==> flow/design.v <==
module SNN(
	clk,
	rst_n,
	in_valid,
	img,
	ker,
	weight,
	out_valid,
	out_data
);
input clk;
input rst_n;
input in_valid;
input [7:0] img;
input [7:0] ker;
input [7:0] weight;
output reg out_valid;
output reg [9:0] out_data;
genvar x, y;
reg [6:0] count_in;
wire [2:0] count_in_x;
wire [1:0] count_in_y;
wire [2:0] count_row;
reg [7:0] image[2:0][5:0];
reg [7:0] kernel[8:0];
reg [7:0] fc_weight[3:0];
reg conv_in_valid;
wire conv_out_valid;
reg [63:0] next_conv_in;
reg [71:0] conv_in;
wire [19:0] conv_out;
wire [7:0] conv_quantize_out;
wire conv_quantize_out_valid;
wire [7:0] max_pool_out;
wire max_pool_out_valid;
wire [16:0] fc_out_1;
wire [16:0] fc_out_2;
wire fc_out_valid;
wire [7:0] fc_quantization_out_1;
wire [7:0] fc_quantization_out_2;
wire fc_quantization_out_valid;
wire [9:0] l1_out;
wire l1_out_valid;
assign count_in_x = count_in % 'd6;
assign count_in_y = (count_in / 'd6) % 'd3;
assign count_row = (count_in / 'd6) % 'd6;
always@(posedge clk or negedge rst_n) begin
	if(!rst_n)
		count_in <= 0;
	else if(in_valid)
		count_in <= count_in + 1;
	else
		count_in <= 0;
end
generate
for(x=0;x<6;x=x+1) begin
	for(y=0;y<3;y=y+1) begin
		always@(posedge clk) begin
			if(x == count_in_x && count_in_y == y)
				image[y][x] <= img;
			else
				image[y][x] <= image[y][x];
		end
	end
end
for(x=0;x<9;x=x+1) begin
	always@(posedge clk) begin
		if(x == count_in)
			kernel[x] <= ker;
		else
			kernel[x] <= kernel[x];
	end
end
for(x=0;x<4;x=x+1) begin
	always@(posedge clk) begin
		if(in_valid && x == count_in)
			fc_weight[x] <= weight;
		else
			fc_weight[x] <= fc_weight[x];
	end
end
endgenerate
wire [23:0] row1;
wire [23:0] row2;
wire [23:0] row3;
assign row1 = {image[0][count_in_x],image[0][count_in_x-1],image[0][count_in_x-2]};
assign row2 = {image[1][count_in_x],image[1][count_in_x-1],image[1][count_in_x-2]};
assign row3 = {image[2][count_in_x],image[2][count_in_x-1],image[2][count_in_x-2]};
always@(*) begin
	case(count_in_y)
	'd2: next_conv_in = {row3[15:0],row2,row1};
	'd0: next_conv_in = {row1[15:0],row3,row2};
	'd1: next_conv_in = {row2[15:0],row1,row3};
	default: next_conv_in = 0;
	endcase
end
always@(*) begin
	if(count_row > 1 && count_in_x > 1)
		conv_in = {img,next_conv_in};
	else
		conv_in = 0;
end
always@(*) begin
	conv_in_valid = count_row > 1 && count_in_x > 1;
end
conv c1(
	.rst_n(rst_n),
	.clk(clk),
	.clk_valid(clk),
	.in_valid(conv_in_valid),
	.kernel({kernel[8],kernel[7],kernel[6],kernel[5],kernel[4],kernel[3],kernel[2],kernel[1],kernel[0]}),
	.image(conv_in),
	.out_valid(conv_out_valid),
	.out(conv_out)
);
quatization_1 q1(
	.rst_n(rst_n),
	.clk(clk),
	.in_valid(conv_out_valid),
	.in(conv_out),
	.out(conv_quantize_out),
	.out_valid(conv_quantize_out_valid)
);
max_pool m1(
	.rst_n(rst_n),
	.clk(clk),
	.in_valid(conv_quantize_out_valid),
	.in(conv_quantize_out),
	.out(max_pool_out),
	.out_valid(max_pool_out_valid)
);
fully_connect fc1(
	.rst_n(rst_n),
	.clk(clk),
	.in_valid(max_pool_out_valid),
	.in(max_pool_out),
	.weight({fc_weight[3],fc_weight[2],fc_weight[1],fc_weight[0]}),
	.out_1(fc_out_1),
	.out_2(fc_out_2),
	.out_valid(fc_out_valid)
);
quatization_2 q2(
	.rst_n(rst_n),
	.clk(clk),
	.in_valid(fc_out_valid),
	.in_1(fc_out_1),
	.in_2(fc_out_2),
	.out_1(fc_quantization_out_1),
	.out_2(fc_quantization_out_2),
	.out_valid(fc_quantization_out_valid)
);
L1_distance l1(
	.rst_n(rst_n),
	.clk(clk),
	.in_valid(fc_quantization_out_valid),
	.in_1(fc_quantization_out_1),
	.in_2(fc_quantization_out_2),
	.out(l1_out),
	.out_valid(l1_out_valid)
);
always@(posedge clk or negedge rst_n) begin
	if(!rst_n) begin
		out_data <= 0;
	end
	else if(l1_out_valid)
		out_data <= l1_out;
	else
		out_data <= 0;
end
always@(posedge clk or negedge rst_n) begin
	if(!rst_n) begin
		out_valid <= 0;
	end
	else
		out_valid <= l1_out_valid;
end
endmodule
module conv(
	input rst_n,
	input clk,
	input clk_valid,
	input in_valid,
	input [71:0] kernel,
	input [71:0] image,
	output reg out_valid,
	output reg [19:0] out
);
wire [15:0] mult_out[8:0];
genvar gen_conv;
generate
for(gen_conv=0;gen_conv<9;gen_conv=gen_conv+1)
	assign mult_out[gen_conv] = kernel[(gen_conv*8)+7:(gen_conv*8)] * image[(gen_conv*8)+7:(gen_conv*8)];
endgenerate
wire [19:0] next_out;
assign next_out = ( (mult_out[0] + mult_out[1]) + (mult_out[2] + mult_out[3]) ) + ( (mult_out[4] + mult_out[5]) + (mult_out[6] + mult_out[7]) + mult_out[8]);
always@(posedge clk) begin
	if(in_valid)
		out <= next_out;
	else
		out <= out;
end
always@(posedge clk_valid or negedge rst_n) begin
	if(!rst_n)
		out_valid <= 0;
	else
		out_valid <= in_valid;
end
endmodule
module quatization_1(
	input rst_n,
	input clk,
	input in_valid,
	input [19:0] in,
	output reg [7:0] out,
	output reg out_valid
);
wire [7:0] next_out;
assign next_out = in / 'd2295;
always@(*) begin
	out = next_out;
end
always@(*) begin
	out_valid = in_valid;
end
endmodule
module max_pool(
	input rst_n,
	input clk,
	input in_valid,
	input [7:0] in,
	output reg [7:0] out,
	output reg out_valid
);
reg [2:0] count_in;
reg [7:0] temp1;
reg [7:0] temp2;
wire [7:0] next_temp;
reg [7:0] cmp_in;
always@(posedge clk or negedge rst_n) begin
	if(!rst_n)
		count_in <= 0;
	else if(in_valid)
		count_in <= count_in + 1;
	else
		count_in <= count_in;
end
always@(posedge clk) begin
	if(in_valid && count_in == 0)
		temp1 <= in;
	else if(in_valid && (count_in == 'd1 || count_in == 'd4))
		temp1 <= next_temp;
	else
		temp1 <= temp1;
end
always@(posedge clk) begin
	if(in_valid && count_in == 'd2)
		temp2 <= in;
	else if(in_valid && (count_in == 'd3 || count_in == 'd6))
		temp2 <= next_temp;
	else
		temp2 <= temp2;
end
always@(*) begin
	case(count_in)
	'd1,'d4,'d5: cmp_in = temp1;
	'd3,'d6,'d7: cmp_in = temp2;
	default: cmp_in = temp1;
	endcase
end
assign next_temp = (cmp_in > in) ? cmp_in : in;
always@(posedge clk) begin
	if(count_in == 'd5 || count_in == 'd7)
		out <= next_temp;
	else
		out <= out;
end
always@(posedge clk or negedge rst_n) begin
	if(!rst_n)
		out_valid <= 0;
	else
		out_valid <= (count_in == 'd5 || count_in == 'd7) && in_valid;
end
endmodule
module fully_connect(
	input rst_n,
	input clk,
	input in_valid,
	input [7:0] in,
	input [31:0] weight,
	output reg [16:0] out_1,
	output reg [16:0] out_2,
	output reg out_valid
);
reg count_in;
wire [15:0] mul_out_1;
wire [15:0] mul_out_2;
reg [7:0] mul_in_1;
reg [7:0] mul_in_2;
reg [15:0] temp1;
reg [15:0] temp2;
always@(posedge clk or negedge rst_n) begin
	if(!rst_n)
		count_in <= 0;
	else if(in_valid)
		count_in <= ~count_in;
	else
		count_in <= count_in;
end
always@(*) begin
	case(count_in)
	'd0: mul_in_1 = weight[7:0];
	'd1: mul_in_1 = weight[23:16];
	endcase
end
always@(*) begin
	case(count_in)
	'd0: mul_in_2 = weight[15:8];
	'd1: mul_in_2 = weight[31:24];
	endcase
end
assign mul_out_1 = mul_in_1 * in;
assign mul_out_2 = mul_in_2 * in;
always@(posedge clk) begin
	if(in_valid)
		temp1 <= mul_out_1;
	else
		temp1 <= temp1;
end
always@(posedge clk) begin
	if(in_valid)
		temp2 <= mul_out_2;
	else
		temp2 <= temp2;
end
always@(*) begin
	if(in_valid && count_in)
		out_1 = mul_out_1 + temp1;
	else
		out_1 = 0;
end
always@(*) begin
	if(in_valid && count_in)
		out_2 = mul_out_2 + temp2;
	else
		out_2 = 0;
end
always@(*) begin
	out_valid = in_valid && count_in;
end
endmodule
module quatization_2(
	input rst_n,
	input clk,
	input in_valid,
	input [16:0] in_1,
	input [16:0] in_2,
	output reg [7:0] out_1,
	output reg [7:0] out_2,
	output reg out_valid
);
always@(*) begin
	out_1 = in_1 / 'd510;
end
always@(*) begin
	out_2 = in_2 / 'd510;
end
always@(*) begin
	out_valid = in_valid;
end
endmodule
module L1_distance(
	input rst_n,
	input clk,
	input in_valid,
	input [7:0] in_1,
	input [7:0] in_2,
	output reg [9:0] out,
	output reg out_valid
);
reg [1:0] count_in;
reg [7:0] temp [3:0];
wire [7:0] next_temp[3:0];
always@(posedge clk or negedge rst_n) begin
	if(!rst_n)
		count_in <= 0;
	else if(in_valid)
		count_in <= count_in + 1;
	else
		count_in <= count_in;
end
always@(posedge clk) begin
	if(in_valid && count_in == 0) begin
		temp[0] <= in_1;
		temp[1] <= in_2;
	end
	else if(in_valid && count_in == 'd1) begin
		temp[2] <= in_1;
		temp[3] <= in_2;
	end
	else begin
		temp[0] <= temp[0];
		temp[1] <= temp[1];
		temp[2] <= temp[2];
		temp[3] <= temp[3];
	end
end
reg [7:0] adder_in_1;
reg [7:0] adder_in_2;
reg [7:0] adder_in_3;
reg [7:0] adder_in_4;
always@(*) begin
	if(count_in == 'd2) begin
		adder_in_1 = (temp[0] > in_1) ? temp[0] - in_1 : in_1 - temp[0];
		adder_in_2 = (temp[1] > in_2) ? temp[1] - in_2 : in_2 - temp[1];
	end
	else begin
		adder_in_1 = 0;
		adder_in_2 = 0;
	end
end
always@(*) begin
	if(count_in == 'd3) begin
		adder_in_3 = (temp[2] > in_1) ? temp[2] - in_1 : in_1 - temp[2];
		adder_in_4 = (temp[3] > in_2) ? temp[3] - in_2 : in_2 - temp[3];
	end
	else begin
		adder_in_3 = 0;
		adder_in_4 = 0;
	end
end
wire [7:0] real_adder_in_1;
wire [7:0] real_adder_in_2;
assign real_adder_in_1 = (count_in == 'd3) ? adder_in_3 : adder_in_1;
assign real_adder_in_2 = (count_in == 'd3) ? adder_in_4 : adder_in_2;
wire [8:0] adder_out;
assign adder_out = real_adder_in_1 + real_adder_in_2;
reg [8:0] temp_out;
always@(posedge clk) begin
	if(count_in == 'd2)
		temp_out <= adder_out;
	else
		temp_out <= temp_out;
end
wire [9:0] sum;
wire [9:0] next_out;
assign sum = adder_out + temp_out;
assign next_out = (sum > 'd15) ? sum : 0;
always@(*) begin
	out = next_out;
end
always@(*) begin
	out_valid = count_in == 'd3 && in_valid;
end
endmodule
Reports on SNN
The steps from the RTL of SNN to its reports follow in flow order.
Lines are those of the file above, counted from 1.
Library cell names are shortened.
A cell with - has no value.
- design top: SNN
- clock port: clk
- library: sky130hd
- library corner: tt_025C_1v80

Word-level counts
Source: Yosys, flattened and elaborated. Widths are those after wreduce. Registers that Yosys merges into a memory's read port (data or address) are not register bits. Print and check cells do not count.
- noted output and inout bits: 11
- memories kept: 0
- register bits: 391
- word-level cells: 375
- bits of input ports at 27
- noted bits in latches: 0
- RAM bits at 0
- bits in read-only memories: 0
- clocked read ports x word width at 0
- noted $mul: 11
- reductions and logical operators: 53
- bitwise gates (word level): 2
- eq/ne operators at 178
- div/mod/pow operators: 7
- $lt $le $gt $ge at 8
- $add $sub $neg: 34
- noted multiplexer cells: 32
- shifts and indexed selects at 0
- operators with widths (kind ; number):
    8-bit by 8-bit multiplier with 16-bit output ; 11
    8-bit case mux with 18-bit select ; 9
    17-bit by 9-bit divider with 32-bit output with constant B ; 2
    20-bit by 12-bit divider with 32-bit output with constant B ; 1
    5-bit by 4-bit equality test with 1-bit output with constant B ; 72
    64-bit case mux with 3-bit select ; 1
    5-bit by 3-bit equality test with 1-bit output with constant B ; 36
    8-bit 2-to-1 mux ; 14
    16-bit by 16-bit adder with 17-bit output ; 6
    32-bit by 3-bit remainder unit with 32-bit output with constant B ; 1
    7-bit by 3-bit divider with 32-bit output with constant B ; 1
    7-bit by 3-bit remainder unit with 32-bit output with constant B ; 1
    5-bit by 2-bit equality test with 1-bit output with constant B ; 18
    5-bit equality test with constant B ; 18
    72-bit 2-to-1 mux ; 1
    32-bit by 2-bit remainder unit with 32-bit output with constant B ; 1
    8-bit subtractor ; 8
    20-bit adder ; 3
    5-bit by 1-bit equality test with 1-bit output with constant B ; 9
    5-bit logical NOT ; 9
    8-bit > comparator ; 5
    17-bit 2-to-1 mux ; 2
    1-bit logical AND ; 32
    8-bit case mux with 2-bit select ; 2
    3-bit by 7-bit equality test with 1-bit output with constant A ; 4
    20-bit by 16-bit adder with 20-bit output ; 1
    10-bit 2-to-1 mux ; 2
    3-bit by 5-bit adder with 5-bit output with constant A ; 3
Not listed: further kinds 32, cells in them 52.

Depth
Longest topological path by Yosys (ltp), each cell counted once; first at word level (registers and memories cut), then after technology mapping (sequential cells cut; the memories' decode and read muxes count).
- word-level depth at 15
- ABC_AREA at 0
- gate-level depth with buffers at 79
- noted mapped depth without buffers: 76

Netlist
Yosys stat after the flow's synthesis: flattened, memories mapped to cells. It holds for the ABC_AREA given above (unset counts as 0); a run with the other value may have another netlist.
Totals and module areas in this step are rounded.
- cell count: 6362
- sequential area: 11600 sq um
- synthesis area: 57200 sq um
- noted buffer cells: 250
- flip-flop cells: 391
- cell types (cell type ; number ; area in all (sq um)):
    fa_1 ; 570 ; 1.14E+04
    edfxtp_1 ; 365 ; 1.1E+04
    ha_1 ; 527 ; 6.59E+03
    inv_1 ; 905 ; 3.4E+03
    nand2_1 ; 571 ; 2.14E+03
    a21oi_1 ; 286 ; 1.43E+03
    and2_1 ; 228 ; 1.43E+03
    xnor2_1 ; 160 ; 1.4E+03
    a22oi_1 ; 182 ; 1366.31
    nor2_1 ; 351 ; 1.32E+03
    o21ai_0 ; 213 ; 1.07E+03
    nor2b_1 ; 152 ; 950.912
    and3_1 ; 149 ; 932.144
    a222oi_1 ; 84 ; 840.806
    clkbuf_1 ; 188 ; 705.677
    dfrtp_1 ; 26 ; 650.624
    mux2i_1 ; 65 ; 650.624
    o21bai_1 ; 83 ; 623.098
Other cell types: 108; their cells: 1257.
The figures by module come from a second, unflattened synthesis with its own total; it is not the netlist above.
- cell total of the unflattened synthesis: 6526
- area (unflattened synthesis) at 60400 sq um
Each row is one instance without its submodules.
- by module (module ; area (sq um) ; instances ; seq. area (sq um) ; cells):
    conv ; 21000 ; 1 ; 626 ; 2168
    SNN ; 18500 ; 1 ; 7900 ; 1854
    fully_connect ; 6990 ; 1 ; 986 ; 767
    L1_distance ; 4750 ; 1 ; 1280 ; 502
    quatization_1 ; 3910 ; 1 ; 0.0 ; 558
    quatization_2 ; 3630 ; 1 ; 0.0 ; 564
    max_pool ; 1610 ; 1 ; 821 ; 113

Path before layout
Source: OpenSTA report_checks on the synthesized netlist (no wires, ideal clock, input and output delay 20% of the period each), path of least setup slack; recovery checks are left aside. Register names are those of the netlist, which keeps one name where synthesis merged equal registers.
- path type: register to register
- from: reg fc1.count_in
- to: reg out_data[2]
- library setup time: 0.123 ns
- noted data required time: 16.877 ns
- period at 17.0 ns
- noted delay of the path: 17.050 ns
- data arrival time at 16.927 ns
- path buffers: 4
- slack at -0.050 ns
- launch time at the first pin: 0.000 ns
- stages on the path at 73
- noted synthesis period reached: 17.05 ns
"delay of the path" is the arrival time less input delay plus setup time.
"stages on the path": output pins that drive a net of the path, with the launching flip-flop's if there is one; two outputs of one cell count as two.
"synthesis period reached" = period - worst setup slack (recovery checks aside). The figure is calculated, with input and output delays left at 20% of the set period.
A register here has more assigning lines than the two given.
- cells stage by stage: dfrtp_1 clkbuf_1 clkbuf_1 mux2i_1 nand2b_1 fa_1 fa_1 inv_1 fa_1 inv_1 fa_1 inv_1 ha_1 a21oi_1 o21bai_1 a21oi_1 xnor2_1 ha_1 (+37 left out) clkbuf_1 mux2_2 o22ai_1 ha_1 a21o_1 a21oi_1 o21bai_1 a21oi_1 xnor2_1 ha_1 inv_1 o21bai_1 a21oi_1 nor2_1 nor2_1 xor2_1 a41o_1 nor3_1
- elaborated cells between the ends (all ways): 38
- classes of those cells: 12 x add/sub; 2 x mul; 2 x div; 5 x compare; 14 x mux; 1 x logic; 2 x reduce/logical
- RTL lines, path post-synthesis (element ; line ; RTL):
    start, declared ; 294 ; reg count_in;
    start, assigned ; 305 ; count_in <= ~count_in;
    start, assigned ; 307 ; count_in <= count_in;
    end, assigned ; 163 ; out_data <= 0;
    end, assigned ; 166 ; out_data <= l1_out;
    end, declared ; 18 ; output reg [9:0] out_data;
No chain of elaborated cells between the ends is given.
Nets of the timed path that keep an RTL name, with a line that drives or declares them; the list need not be complete.
- named nets, post-synthesis (signal ; line ; RTL):
    fc1.mul_out_1[10] ; 321 ; assign mul_out_1 = mul_in_1 * in;
    fc_quantization_out_1[1] ; 362 ; out_1 = in_1 / 'd510;
    fc_quantization_out_1[0] ; 362 ;
    l1.adder_out[5] ; 436 ; assign adder_out = real_adder_in_1 + real_adder_in_2;

Timing after layout
Path of least setup slack in the final report of run 1 (OpenROAD, finished layout, wires in). Where an end is a register, its clock arrival counts in the times.
- path type: register to register
- from: reg count_in[6]
- to: reg c1.out[18]
- data arrival time at 16.79 ns
- period at 17.0 ns
- library setup time: 0.18 ns
- stages on the path at 56
- noted data required time: 17.44 ns
- path buffers: 1
- slack at 0.66 ns
- launch time at the first pin: 0.64 ns
The rows between start and end are the longest chain of elaborated cells between them; the timing report does not say that the signal goes this way. Where chains are equally long, one stands for them.
Each line given opens the expression or statement behind the cell; cells for indexed reads and writes are added by Yosys, which also makes memories of some case tables.
A register here has more assigning lines than the two given.
- cells stage by stage: dfrtp_2 ha_1 nand2b_1 nor2_1 o21ai_0 o311ai_2 o21ai_0 nor2_1 a21oi_1 o21ai_0 o21ai_2 and2_1 xnor2_2 buf_4 inv_1 ha_1 nor2b_1 and2_1 (+20 left out) o21bai_1 xor2_1 fa_1 fa_1 inv_1 fa_1 inv_1 fa_1 ha_1 a21oi_1 o21bai_1 a21oi_1 o21bai_1 a21o_1 a21o_1 a21o_1 a21oi_1 xor2_1
- noted cells in the longest elaborated chain: 13
- elaborated cells between the ends (all ways): 211
- classes of those cells: 19 x add/sub; 9 x mul; 4 x div; 2 x compare; 155 x eq/ne; 11 x mux; 11 x reduce/logical
- RTL lines, path post-layout (element ; line ; RTL):
    start, declared ; 20 ; reg [6:0] count_in;
    start, assigned ; 49 ; count_in <= 0;
    start, assigned ; 51 ; count_in <= count_in + 1;
    7-bit by 3-bit remainder unit with 32-bit output ; 44 ; assign count_in_x = count_in % 'd6;
    3-bit by 1-bit subtractor with 4-bit output ; 86 ; assign row1 = {image[0][count_in_x],image[0][count_in_x-1],image[0][count_in_x-2]};
    4-bit by 4-bit subtractor with 5-bit output ; 86 ;
    4-bit by 5-bit adder with 5-bit output ; 86 ;
    5-bit equality test ; 86 ;
    8-bit case mux with 18-bit select ; 86 ;
    64-bit case mux with 3-bit select ; 90 ; case(count_in_y)
    72-bit 2-to-1 mux ; 98 ; if(count_row > 1 && count_in_x > 1)
    8-bit by 8-bit multiplier with 16-bit output ; 192 ; assign mult_out[gen_conv] = kernel[(gen_conv*8)+7:(gen_conv*8)] * image[(gen_conv*8)+7:(gen_conv*8)];
    16-bit by 16-bit adder with 17-bit output ; 195 ; assign next_out = ( (mult_out[0] + mult_out[1]) + (mult_out[2] + mult_out[3]) ) + ( (mult_out[4] + mult_out[5] ...
    20-bit adder ; 195 ;
    20-bit by 16-bit adder with 20-bit output ; 195 ;
    20-bit adder ; 195 ;
    end, assigned ; 198 ; out <= next_out;
    end, assigned ; 200 ; out <= out;
    end, declared ; 186 ; output reg [19:0] out

## Implementation results

3 stored runs of SNN in the flow (synthesis by Yosys, layout by OpenROAD, sky130hd cells), in arbitrary order. Constraints: input delay and output delay 20% of the set period each, output load 0.01 pF.
"reached clock period": clock period set for the run, less the worst setup slack. It is reckoned from that one timing run; input and output delays stay at 20% of the period that was set.
"critical setup path time" means the part of the period allowed to the worst setup path (the constraints hold back 20% at inputs and 20% at outputs) less its slack; where the path has registers, the arrival times of their clocks count too.
"overall power": no workload was simulated; the value follows from the tool's default switching activity.
Results are given in rounded form.

Run 1

==> flow/run.sh <==
#!/bin/bash
# the make line also repeats the synthesis and layout settings of config.mk as NAME=value (left out here)
make -C /OpenROAD-flow-scripts/flow DESIGN_CONFIG=/design/flow/config.mk WORK_HOME=/design/flow/orfs CLKGATE_MAP_FILE= finish
==> flow/config.mk <==
export PLATFORM = sky130hd
export DESIGN_NAME = SNN
export DESIGN_NICKNAME = SNN
export VERILOG_FILES = /design/flow/design.v
export SDC_FILE = /design/flow/constraint.sdc
export NUM_CORES = 4
export LEC_CHECK = 0
export CAP_MARGIN = 20
export CORE_MARGIN = 4
export CORE_UTILIZATION = 23
export PLACE_DENSITY = 0.85
export SLEW_MARGIN = 20
==> flow/constraint.sdc <==
create_clock -name core_clock -period 17.0 [get_ports {clk}]
set_input_delay 3.4000 -clock core_clock [delete_from_list [all_inputs] [get_ports {clk}]]
set_output_delay 3.4000 -clock core_clock [all_outputs]
set_load 0.01 [all_outputs]

Measured in run 1:
- noted the area of the synthesized netlist: 57200 sq um
- die footprint: 257000 sq um
- area of the standard cells in the finished layout: 64200 sq um
- utilization of the finished layout: 26.0%
- noted the worst setup slack after layout: 0.657 ns
- setup TNS at 0.000 ns
- worst-case hold slack at 0.576 ns
- noted the overall power: 4270 µW
- reached clock period at 16.343 ns
- critical setup path time at 16.34 ns
- worst path kind: register to register

Run 2

==> flow/run.sh <==
#!/bin/bash
# the make line also repeats the synthesis and layout settings of config.mk as NAME=value (left out here)
make -C /OpenROAD-flow-scripts/flow DESIGN_CONFIG=/design/flow/config.mk WORK_HOME=/design/flow/orfs CLKGATE_MAP_FILE= finish
==> flow/config.mk <==
export PLATFORM = sky130hd
export DESIGN_NAME = SNN
export DESIGN_NICKNAME = SNN
export VERILOG_FILES = /design/flow/design.v
export SDC_FILE = /design/flow/constraint.sdc
export NUM_CORES = 4
export LEC_CHECK = 0
export ABC_AREA = 1
export CAP_MARGIN = 20
export CORE_MARGIN = 4
export CORE_UTILIZATION = 23
export PLACE_DENSITY = 0.85
export SLEW_MARGIN = 20
export TNS_END_PERCENT = 30
==> flow/constraint.sdc <==
create_clock -name core_clock -period 17.0 [get_ports {clk}]
set_input_delay 3.4000 -clock core_clock [delete_from_list [all_inputs] [get_ports {clk}]]
set_output_delay 3.4000 -clock core_clock [all_outputs]
set_load 0.01 [all_outputs]

Measured in run 2:
- noted the area of the synthesized netlist: 56200 sq um
- die footprint: 252000 sq um
- area of the standard cells in the finished layout: 64900 sq um
- utilization of the finished layout: 26.7%
- noted the worst setup slack after layout: 0.587 ns
- setup TNS at 0.000 ns
- worst-case hold slack at 0.557 ns
- noted the overall power: 3650 µW
- reached clock period at 16.413 ns
- critical setup path time at 16.41 ns
- worst path kind: register to register

Run 3

==> flow/run.sh <==
#!/bin/bash
# the make line also repeats the synthesis and layout settings of config.mk as NAME=value (left out here)
make -C /OpenROAD-flow-scripts/flow DESIGN_CONFIG=/design/flow/config.mk WORK_HOME=/design/flow/orfs CLKGATE_MAP_FILE= finish
==> flow/config.mk <==
export PLATFORM = sky130hd
export DESIGN_NAME = SNN
export DESIGN_NICKNAME = SNN
export VERILOG_FILES = /design/flow/design.v
export SDC_FILE = /design/flow/constraint.sdc
export NUM_CORES = 4
export LEC_CHECK = 0
export CAP_MARGIN = 20
export CORE_MARGIN = 2
export CORE_UTILIZATION = 40
export SLEW_MARGIN = 20
==> flow/constraint.sdc <==
create_clock -name core_clock -period 10.8 [get_ports {clk}]
set_input_delay 2.1600 -clock core_clock [delete_from_list [all_inputs] [get_ports {clk}]]
set_output_delay 2.1600 -clock core_clock [all_outputs]
set_load 0.01 [all_outputs]

Measured in run 3:
- noted the area of the synthesized netlist: 57200 sq um
- die footprint: 146000 sq um
- area of the standard cells in the finished layout: 78300 sq um
- utilization of the finished layout: 55.2%
- noted the worst setup slack after layout: -4.25 ns
- setup TNS at -106 ns
- worst-case hold slack at 0.552 ns
- noted the overall power: 9090 µW
- reached clock period at 15.054 ns
- critical setup path time at 15.05 ns
- worst path kind: register to register
